==> flow/design.v <==
module oppo (
    input [31:0] in,
    input        cin,
    output [31:0] in_abs
);
    assign in_abs = ({32{cin}} ^ in) + $unsigned(cin);
endmodule
module lzd_4 (
    input [3:0] in,
    output [1:0] out,
    output       zero
);
    assign zero = ~(|in); 
    assign out[0] = (in[2] | ~in[1]) & ~in[3];
    assign out[1] = ~(in[3] | in[2]);
endmodule
module lzd_16 (
    input [15:0] in,
    output [3:0] out,
    output       zero
);
    wire [3:0] z;
    wire [1:0] out_2 [3:0];
    lzd_4 lzd_4_0(in[15:12], out_2[0], z[0]);
    lzd_4 lzd_4_1(in[11: 8], out_2[1], z[1]);
    lzd_4 lzd_4_2(in[ 7: 4], out_2[2], z[2]);
    lzd_4 lzd_4_3(in[ 3: 0], out_2[3], z[3]);
    assign out[2] = z[0] & (~z[1] | z[2] & ~z[3]);
    assign out[3] = z[0] & z[1] & (~z[2] | ~z[3]);
    assign out[1:0] = {2{~out[3] & ~out[2]}} & out_2[0]
                    | {2{~out[3] &  out[2]}} & out_2[1]
                    | {2{ out[3] & ~out[2]}} & out_2[2]
                    | {2{ out[3] &  out[2]}} & out_2[3];
    assign zero = &z;
endmodule
module lzd_32 (
    input [31:0] in,
    output [4:0] out,
    output       zero
);
    wire [1:0] z;
    wire [3:0] out_3_0 [1:0];
    lzd_16 lzd_16_0(in[31:16], out_3_0[0], z[0]);
    lzd_16 lzd_16_1(in[15: 0], out_3_0[1], z[1]);
    assign out[4] = z[0];
    assign out[3:0] = {4{~z[0]}} & out_3_0[0] |
                      {4{ z[0]}} & out_3_0[1];
    assign zero = z[0] & z[1];
endmodule
module divider (
    input div_clk,
    input resetn,
    input div,
    input div_signed,
    input [31:0] x,
    input [31:0] y,
    output [31:0] s,
    output [31:0] r,
    output complete
);
    (*MAX_FANOUT = 50*) reg [64:0] rem;
    reg [31:0] quot;
    reg [31:0] quotM;
    reg [32:0] divisor;
    reg [ 5:0] cout;
    (*MAX_FANOUT = 50*) reg [ 4:0] current_state;
    reg [ 4:0] next_state;
    reg [31:0] x_abs_reg;
    reg [31:0] y_abs_reg;
    wire [31:0] s_abs;
    wire [31:0] r_abs;
    wire s_sign;
    wire r_sign;
    wire [31:0] x_abs;
    wire [31:0] y_abs;
    oppo oppo1(x, x[31] & div_signed, x_abs);
    oppo oppo2(y, y[31] & div_signed, y_abs);
    assign s_sign = x[31] ^ y[31];
    assign r_sign = x[31];
    always @(posedge div_clk) begin
        if (~resetn) begin
            x_abs_reg <= 0;
            y_abs_reg <= 0;
        end
        else if (current_state[0] & div)
            x_abs_reg <= x_abs;
            y_abs_reg <= y_abs;
    end
    wire [31:0] lzd_in;
    wire [ 4:0] lzd_out;
    wire [ 5:0] shft_amt;
    wire long_shft;
    wire short_shft;
    wire [ 5:0] lzd_shamt;
    wire [ 5:0] min_shamt;
    wire quot_one;
    wire [32:0] result;  
    wire zero;
    wire [64:0] shft_src;
    wire [64:0] shft_out;
    wire [32:0] add_A;
    wire [32:0] add_B;
    wire cin;
    wire [32:0] add_out;
    wire final_shift;
    reg  [5:0] first_shft;
    always @(posedge div_clk) begin
        if (~resetn)
            first_shft <= 6'b0;
        else if (current_state[1])
            first_shft <= shft_amt;
    end
    assign final_shift = cout <= lzd_shamt;
    assign shft_src = (current_state[1]) ? {33'b0, x_abs_reg}
                                         : rem;
    assign shft_out = shft_src << shft_amt;
    assign long_shft = ~(rem[64] ^ rem[63]);
    assign short_shft = rem[64] ^ rem[63];
    assign quot_one = shft_out[64] ^ shft_out[63];
    assign lzd_shamt = {zero, {5{~zero}} & lzd_out};
    assign min_shamt  = (~final_shift) ? lzd_shamt : cout;
    assign shft_amt = {6{short_shft}} & 6'b1
                    | {6{long_shft }} & min_shamt;
    assign lzd_in = (current_state[1]) ? y_abs_reg : rem[63:32] ^ {32{rem[64]}};
    assign add_A = shft_out[64:32];
    assign add_B = {33{~rem[64]}} ^ divisor;
    assign cin   = ~rem[64];
    assign add_out = add_A + add_B + $unsigned(cin);
    assign result = (quot_one) ? add_out
                               : shft_out[64:32];
    lzd_32 lzd(lzd_in, lzd_out, zero);
    always @(posedge div_clk) begin
        if (~resetn)
            divisor <= 33'b0;
        else if (current_state[1])
            divisor <= {1'b0, y_abs_reg << lzd_out};
    end
    always @(posedge div_clk) begin
        if (~resetn)
            rem <= 65'b0;
        else if (current_state[1])
            rem <= shft_out;
        else if (current_state[2])
            rem <= {result, rem[30:0], 1'b0};
    end
    wire [31:0] shft_quot = quot << shft_amt[4:0];
    wire [31:0] shft_quotM = ~(~quotM << shft_amt[4:0]);
    always @(posedge div_clk) begin
        if (~resetn | current_state[0]) begin
            quot  <= 32'b0;
            quotM <= 32'b0;
        end
        else if (current_state[2]) begin
            if (~shft_out[64] | shft_out[64] & shft_out[63]) 
                quot <= {shft_quot[31:1], ~shft_out[64] & shft_out[63]};
            else 
                quot <= {shft_quotM[31:1], 1'b1};
            if (~shft_out[64] & shft_out[63])
                quotM <= {shft_quot[31:1], 1'b0};
            else
                quotM <= {shft_quotM[31:1], ~(shft_out[64] & ~shft_out[63])};
        end
    end
    always @(posedge div_clk) begin
        if (~resetn | current_state[0])
            cout <= 6'b100000;
        else if (current_state[2])
            cout <= cout - shft_amt;
    end
    localparam IDLE = 5'b00001,
               INIT = 5'b00010,
               QUOT = 5'b00100,
               FIX  = 5'b01000,
               DONE = 5'b10000;
    always @(posedge div_clk) begin
        if (~resetn)
            current_state <= IDLE;
        else
            current_state <= next_state;
    end
    always @(*) begin
        case (current_state)
            IDLE: begin
                if (~resetn) 
                    next_state = IDLE;
                else if (div)
                    next_state = INIT;
                else
                    next_state = IDLE;
            end
            INIT: next_state = QUOT;
            QUOT: begin
                if (final_shift)
                    next_state = FIX;
                else 
                    next_state = QUOT;
            end
            FIX  :next_state = DONE;
            DONE: next_state = IDLE;
            default: next_state = IDLE;
        endcase
    end
    reg [31:0] s_abs_reg;
    reg [31:0] r_abs_reg;
    assign s_abs = (rem[64]) ? quotM : quot;
    assign r_abs = ((rem[64]) ? rem[63:32] + divisor[31:0] : rem[63:32]) >> first_shft;
    always @(posedge div_clk) begin
        if (~resetn) begin
            s_abs_reg <= 0;
            r_abs_reg <= 0;
        end
        else if (current_state[3])
            s_abs_reg <= s_abs;
            r_abs_reg <= r_abs;
    end
    oppo oppo3(s_abs_reg, s_sign & div_signed, s);
    oppo oppo4(r_abs_reg, r_sign & div_signed, r);
    assign complete = current_state[4];
endmodule
[Tool chain data of divider]
The steps from the RTL of divider to its reports follow in flow order.
Lines are those of the file above, counted from 1.
Library cell names are shortened.
A cell with - has no value.
Inputs
  top: divider
  clock input: div_clk
  library: sky130hd
  corner: tt_025C_1v80

[After elaboration]
Yosys after proc, flatten, opt, wreduce and memory -nomap, before mapping. Memory bits, and registers merged into a memory's read port (data or address), are not among the register bits. Print and check cells are not counted. Equal cells are merged and count once.
Operators by class
  reductions and logical operators: 11
  muxes and demuxes: 13
  add/subtract/negate cells: 8
  magnitude comparators: 1
  bitwise operators: 129
  equality and inequality tests: 4
  shift-type cells: 5
Operators by type and width (count)
  2-to-1 mux 65 bit: 3
  bitwise XOR 32 bit: 5
  2-to-1 mux 32 bit: 5
  adder 32 x 1 -> 32 bit: 4
  left shift 32 x 5 -> 32 bit: 3
  left shift 65 x 6 -> 65 bit: 1
  inverter 32 bit: 2
  inverter 1 bit: 44
  adder 33 x 1 -> 33 bit: 1
  bitwise XOR 33 x 32 -> 33 bit: 1
  adder 33 bit: 1
  2-to-1 mux 33 bit: 1
  bitwise AND 1 bit: 32
  adder 32 bit: 1
  right shift 32 x 6 -> 32 bit: 1
  OR reduction 4 bit: 8
  OR 1 bit: 22
  case mux 5 bit (select 4 bit): 1
  bitwise AND 2 bit: 8
  OR 2 bit: 6
  bitwise AND 4 bit: 2
  AND reduction 4 bit: 2
  OR 1 x 6 -> 6 bit: 1
  subtractor 6 bit: 1
  <= comparator 6 bit: 1
  bitwise AND 6 bit: 1
  2-to-1 mux 6 bit: 1
  equality test 5 x 1 -> 1 bit (second input constant): 1
Other operator kinds: 9; their cells: 11.
Storage and ports
  elaborated cells: 182
  bits in registers: 306
  output and inout bits: 65
  input port bits: 68

[Depth]
Longest topological path by Yosys (ltp), each cell counted once; first at word level (registers and memories cut), then after technology mapping (sequential cells cut; the memories' decode and read muxes count).
Depth
  word-level depth: 26
  ABC_AREA: 0
  mapped depth: 51
  gate-level depth less buffers: 41

[Synthesis result]
Yosys stat after the flow's synthesis: flattened, memories mapped to cells. It holds for the ABC_AREA given above (unset counts as 0); a run with the other value may have another netlist.
Cells by type
  dfxtp_1: count 306, total area 6.13E+03 sq um
  mux2i_1: count 501, total area 5014.81 sq um
  nor2_1: count 560, total area 2.1E+03 sq um
  xnor2_1: count 223, total area 1.95E+03 sq um
  nand2_1: count 503, total area 1.89E+03 sq um
  a21oi_1: count 360, total area 1.8E+03 sq um
  o21ai_0: count 256, total area 1.28E+03 sq um
  a211oi_1: count 146, total area 1.1E+03 sq um
  ha_1: count 83, total area 1.04E+03 sq um
  clkbuf_1: count 215, total area 807.024 sq um
  mux2_2: count 60, total area 675.648 sq um
  nand3_1: count 122, total area 610.586 sq um
  nor3_1: count 113, total area 565.542 sq um
  a31oi_1: count 63, total area 394.128 sq um
  xor2_1: count 45, total area 394.128 sq um
  nand2b_1: count 62, total area 387.872 sq um
  o211ai_1: count 46, total area 345.331 sq um
  buf_1: count 78, total area 292.781 sq um
Not listed: further types 84, cells in them 738.
Mapped netlist
  flip-flop cells: 306
  cell area after synthesis: 32184.6 sq um
  sequential area: 6125.9 sq um
  buffer cells: 349
  cell count: 4480
By module: a second synthesis without flattening, with its own total; a netlist apart from the flattened one above.
Second synthesis, totals
  cells (unflattened synthesis): 4633
  area total of the unflattened synthesis: 34062.7 sq um
Each row is one instance without its submodules.
Modules
  divider: area 27283.7 sq um, instances 1, cells 3681, sequential area 6125.9 sq um
  oppo: area 1569.0 sq um, instances 4, cells 218, sequential area 0.0 sq um
  lzd_16: area 121.4 sq um, instances 2, cells 21, sequential area 0.0 sq um
  lzd_4: area 25.0 sq um, instances 8, cells 4, sequential area 0.0 sq um
  lzd_32: area 60.1 sq um, instances 1, cells 6, sequential area 0.0 sq um

[Path before layout]
Source: OpenSTA report_checks on the synthesized netlist (no wires, ideal clock, input and output delay 20% of the period each), path of least setup slack; recovery checks are left aside. Register names are those of the netlist, which keeps one name where synthesis merged equal registers.
Timing post-synthesis
  path type: reg-to-reg
  from: register rem[58]
  to: register rem[64]
  launch time at the first pin: 0.000 ns
  period: 10.0 ns
  path buffers: 12
  path slack: -0.831 ns
  library setup time: 0.059 ns
  data required time: 9.941 ns
  stages: 49
  data arrival time: 10.772 ns
  delay of the path: 10.831 ns
  period reached after synthesis: 10.831 ns
"delay of the path" is the arrival time less input delay plus setup time.
"stages": output pins that drive a net of the path, with the launching flip-flop's if there is one; two outputs of one cell count as two.
"period reached after synthesis" = period - worst setup slack (recovery checks aside). The figure is calculated, with input and output delays left at 20% of the set period.
Between the ends stands the longest chain of elaborated cells between them, by number of cells; it is not shown to be the way that was timed. Of several equally long chains one is given.
Each line given opens the expression or statement behind the cell; cells for indexed reads and writes are added by Yosys, which also makes memories of some case tables.
At most two assigning lines are given for a register; there are more.
On the way, post-synthesis
  cells stage by stage: dfxtp_1 -> buf_2 -> or4_1 -> and3_1 -> or4_1 -> buf_2 -> nor3_2 -> nor2_1 -> a21oi_1 -> clkbuf_1 -> clkbuf_1 -> and2_1 -> ha_1 -> nor2b_1 -> o21bai_1 -> a31o_2 -> clkbuf_1 -> nor3_1 -> [... 13 more ...] -> ha_1 -> a21o_1 -> a21oi_1 -> o21bai_1 -> a211oi_1 -> nor3_1 -> o41ai_1 -> a31oi_1 -> a41o_1 -> o41a_1 -> and3_1 -> o31ai_1 -> o211ai_2 -> a41oi_1 -> nor3_2 -> or3_1 -> a211oi_1 -> o31a_1
  length of the longest elaborated chain: 25
  elaborated cells on any way between the ends: 45
  those cells by class: add/sub: 2; compare: 1; shift: 1; mux: 6; logic: 33; reduce/logical: 2
Ends and longest elaborated chain, post-synthesis
  from (decl): RTL line 61  | (*MAX_FANOUT = 50*) reg [64:0] rem;
  from (assign): RTL line 142  | rem <= shft_out;
  from (assign): RTL line 144  | rem <= {result, rem[30:0], 1'b0};
  bitwise XOR 32 bit: RTL line 124  | assign lzd_in = (current_state[1]) ? y_abs_reg : rem[63:32] ^ {32{rem[64]}};
  2-to-1 mux 32 bit: RTL line 124
  OR reduction 4 bit: RTL line 13  | assign zero = ~(|in);
  inverter 1 bit: RTL line 13
  bitwise AND 1 bit x2: RTL line 29  | assign out[3] = z[0] & z[1] & (~z[2] | ~z[3]);
  inverter 1 bit: RTL line 30  | assign out[1:0] = {2{~out[3] & ~out[2]}} & out_2[0]
  bitwise AND 1 bit: RTL line 30
  [... 10 more ...]
  OR 1 x 6 -> 6 bit: RTL line 122  | assign shft_amt = {6{short_shft}} & 6'b1
  left shift 65 x 6 -> 65 bit: RTL line 116  | assign shft_out = shft_src << shft_amt;
  adder 33 bit: RTL line 128  | assign add_out = add_A + add_B + $unsigned(cin);
  adder 33 x 1 -> 33 bit: RTL line 128
  2-to-1 mux 33 bit: RTL line 129  | assign result = (quot_one) ? add_out
  2-to-1 mux 65 bit: RTL line 143  | else if (current_state[2])
  2-to-1 mux 65 bit: RTL line 141  | else if (current_state[1])
  to (assign): RTL line 142
  to (assign): RTL line 144
  to (decl): RTL line 61

[Worst path after layout]
From the final timing report of entry B: the path of least setup slack in the routed layout; clock arrival at registers is part of the times.
Timing post-layout
  path type: reg-to-reg
  from: register current_state[1]
  to: register rem[64]
  path buffers: 2
  path slack: 0.29 ns
  data required time: 9.93 ns
  launch time at the first pin: 0.58 ns
  period: 9.41 ns
  library setup time: 0.06 ns
  data arrival time: 9.64 ns
  stages: 42
Between the ends stands the longest chain of elaborated cells between them, by number of cells; it is not shown to be the way that was timed. Of several equally long chains one is given.
At most two assigning lines are given for a register; there are more.
On the way, post-layout
  cells stage by stage: dfxtp_4 -> buf_16 -> or4_1 -> nand3_1 -> o311ai_0 -> a211oi_2 -> nor2_1 -> nor2_1 -> inv_2 -> ha_1 -> nand4_1 -> o21bai_2 -> a31o_4 -> and3_1 -> a211o_4 -> clkinv_8 -> nor2_1 -> a32oi_1 -> [... 6 more ...] -> a21o_1 -> a21oi_2 -> o21bai_1 -> a211oi_1 -> nor3_1 -> o41ai_2 -> buf_4 -> a31oi_1 -> a41o_1 -> o41a_1 -> and3_1 -> o31ai_1 -> o211ai_2 -> a41oi_2 -> nor3_2 -> or3_1 -> a211oi_2 -> o31a_1
  length of the longest elaborated chain: 25
  elaborated cells on any way between the ends: 125
  those cells by class: add/sub: 2; compare: 1; shift: 1; mux: 6; logic: 104; reduce/logical: 11
Ends and longest elaborated chain, post-layout
  from (decl): RTL line 66  | (*MAX_FANOUT = 50*) reg [ 4:0] current_state;
  from (assign): RTL line 177  | current_state <= IDLE;
  from (assign): RTL line 179  | current_state <= next_state;
  2-to-1 mux 32 bit: RTL line 124  | assign lzd_in = (current_state[1]) ? y_abs_reg : rem[63:32] ^ {32{rem[64]}};
  OR reduction 4 bit: RTL line 13  | assign zero = ~(|in);
  inverter 1 bit: RTL line 13
  bitwise AND 1 bit: RTL line 28  | assign out[2] = z[0] & (~z[1] | z[2] & ~z[3]);
  OR 1 bit: RTL line 28
  bitwise AND 1 bit: RTL line 28
  inverter 1 bit: RTL line 30  | assign out[1:0] = {2{~out[3] & ~out[2]}} & out_2[0]
  [... 11 more ...]
  OR 1 x 6 -> 6 bit: RTL line 122  | assign shft_amt = {6{short_shft}} & 6'b1
  left shift 65 x 6 -> 65 bit: RTL line 116  | assign shft_out = shft_src << shft_amt;
  adder 33 bit: RTL line 128  | assign add_out = add_A + add_B + $unsigned(cin);
  adder 33 x 1 -> 33 bit: RTL line 128
  2-to-1 mux 33 bit: RTL line 129  | assign result = (quot_one) ? add_out
  2-to-1 mux 65 bit: RTL line 143  | else if (current_state[2])
  2-to-1 mux 65 bit: RTL line 141  | else if (current_state[1])
  to (assign): RTL line 142  | rem <= shft_out;
  to (assign): RTL line 144  | rem <= {result, rem[30:0], 1'b0};
  to (decl): RTL line 61  | (*MAX_FANOUT = 50*) reg [64:0] rem;

FLOW RESULTS
============

Design divider on sky130hd. What follows are 3 stored runs of the flow, each under its own settings; their order means nothing. The constraints put input and output delay at 20% of the set period each and load the outputs with 0.01 pF.
"achieved clock period (ns)" means the clock period less the worst setup slack. The figure is calculated, with input and output delays left at 20% of the set period.
"worst setup path time (ns)" is the time allowed to the run's worst setup path (the clock period less input and output delay, where it has them) less its slack. Clock arrival times count: a late capture clock shortens it, a late launch clock lengthens it.
"finish__power__total" rests on the timing tool's default activity at the inputs, not on a simulated workload.

settings of entry A
{
  "CAP_MARGIN": 35,
  "CELL_PAD_IN_SITES_DETAIL_PLACEMENT": 2,
  "CTS_CLUSTER_DIAMETER": 90,
  "MAX_ROUTING_LAYER": "met4",
  "MIN_ROUTING_LAYER": "met2",
  "SLEW_MARGIN": 25,
  "period_ns": 11.8,
  "CORE_MARGIN": 2,
  "CORE_UTILIZATION": 40
}
report of entry A: did not finish, route, GRT-0116

settings of entry B
{
  "period_ns": 9.41,
  "CAP_MARGIN": 20,
  "CORE_MARGIN": 2,
  "CORE_UTILIZATION": 40,
  "SLEW_MARGIN": 20
}
report of entry B
yosys chip area after synthesis (um^2): 32184.6
finish__design__die__area: 82745.4
finish__design__instance__area__stdcell: 37161.9
finish__design__instance__utilization: 0.4644
finish__timing__setup__ws: 0.294
finish__timing__setup__tns: 0.000
finish__timing__hold__ws: 0.451
finish__power__total: 1.634e-02
achieved clock period (ns): 9.116
worst setup path time (ns): 9.12
worst setup path kind: reg-to-reg

settings of entry C
{
  "ABC_AREA": 1,
  "CTS_CLUSTER_DIAMETER": 126,
  "CTS_CLUSTER_SIZE": 74,
  "GPL_TIMING_DRIVEN": 0,
  "MIN_ROUTING_LAYER": "met2",
  "period_ns": 10.0,
  "CAP_MARGIN": 20,
  "CORE_MARGIN": 2,
  "CORE_UTILIZATION": 40,
  "SLEW_MARGIN": 20
}
report of entry C: did not finish, route, GRT-0116
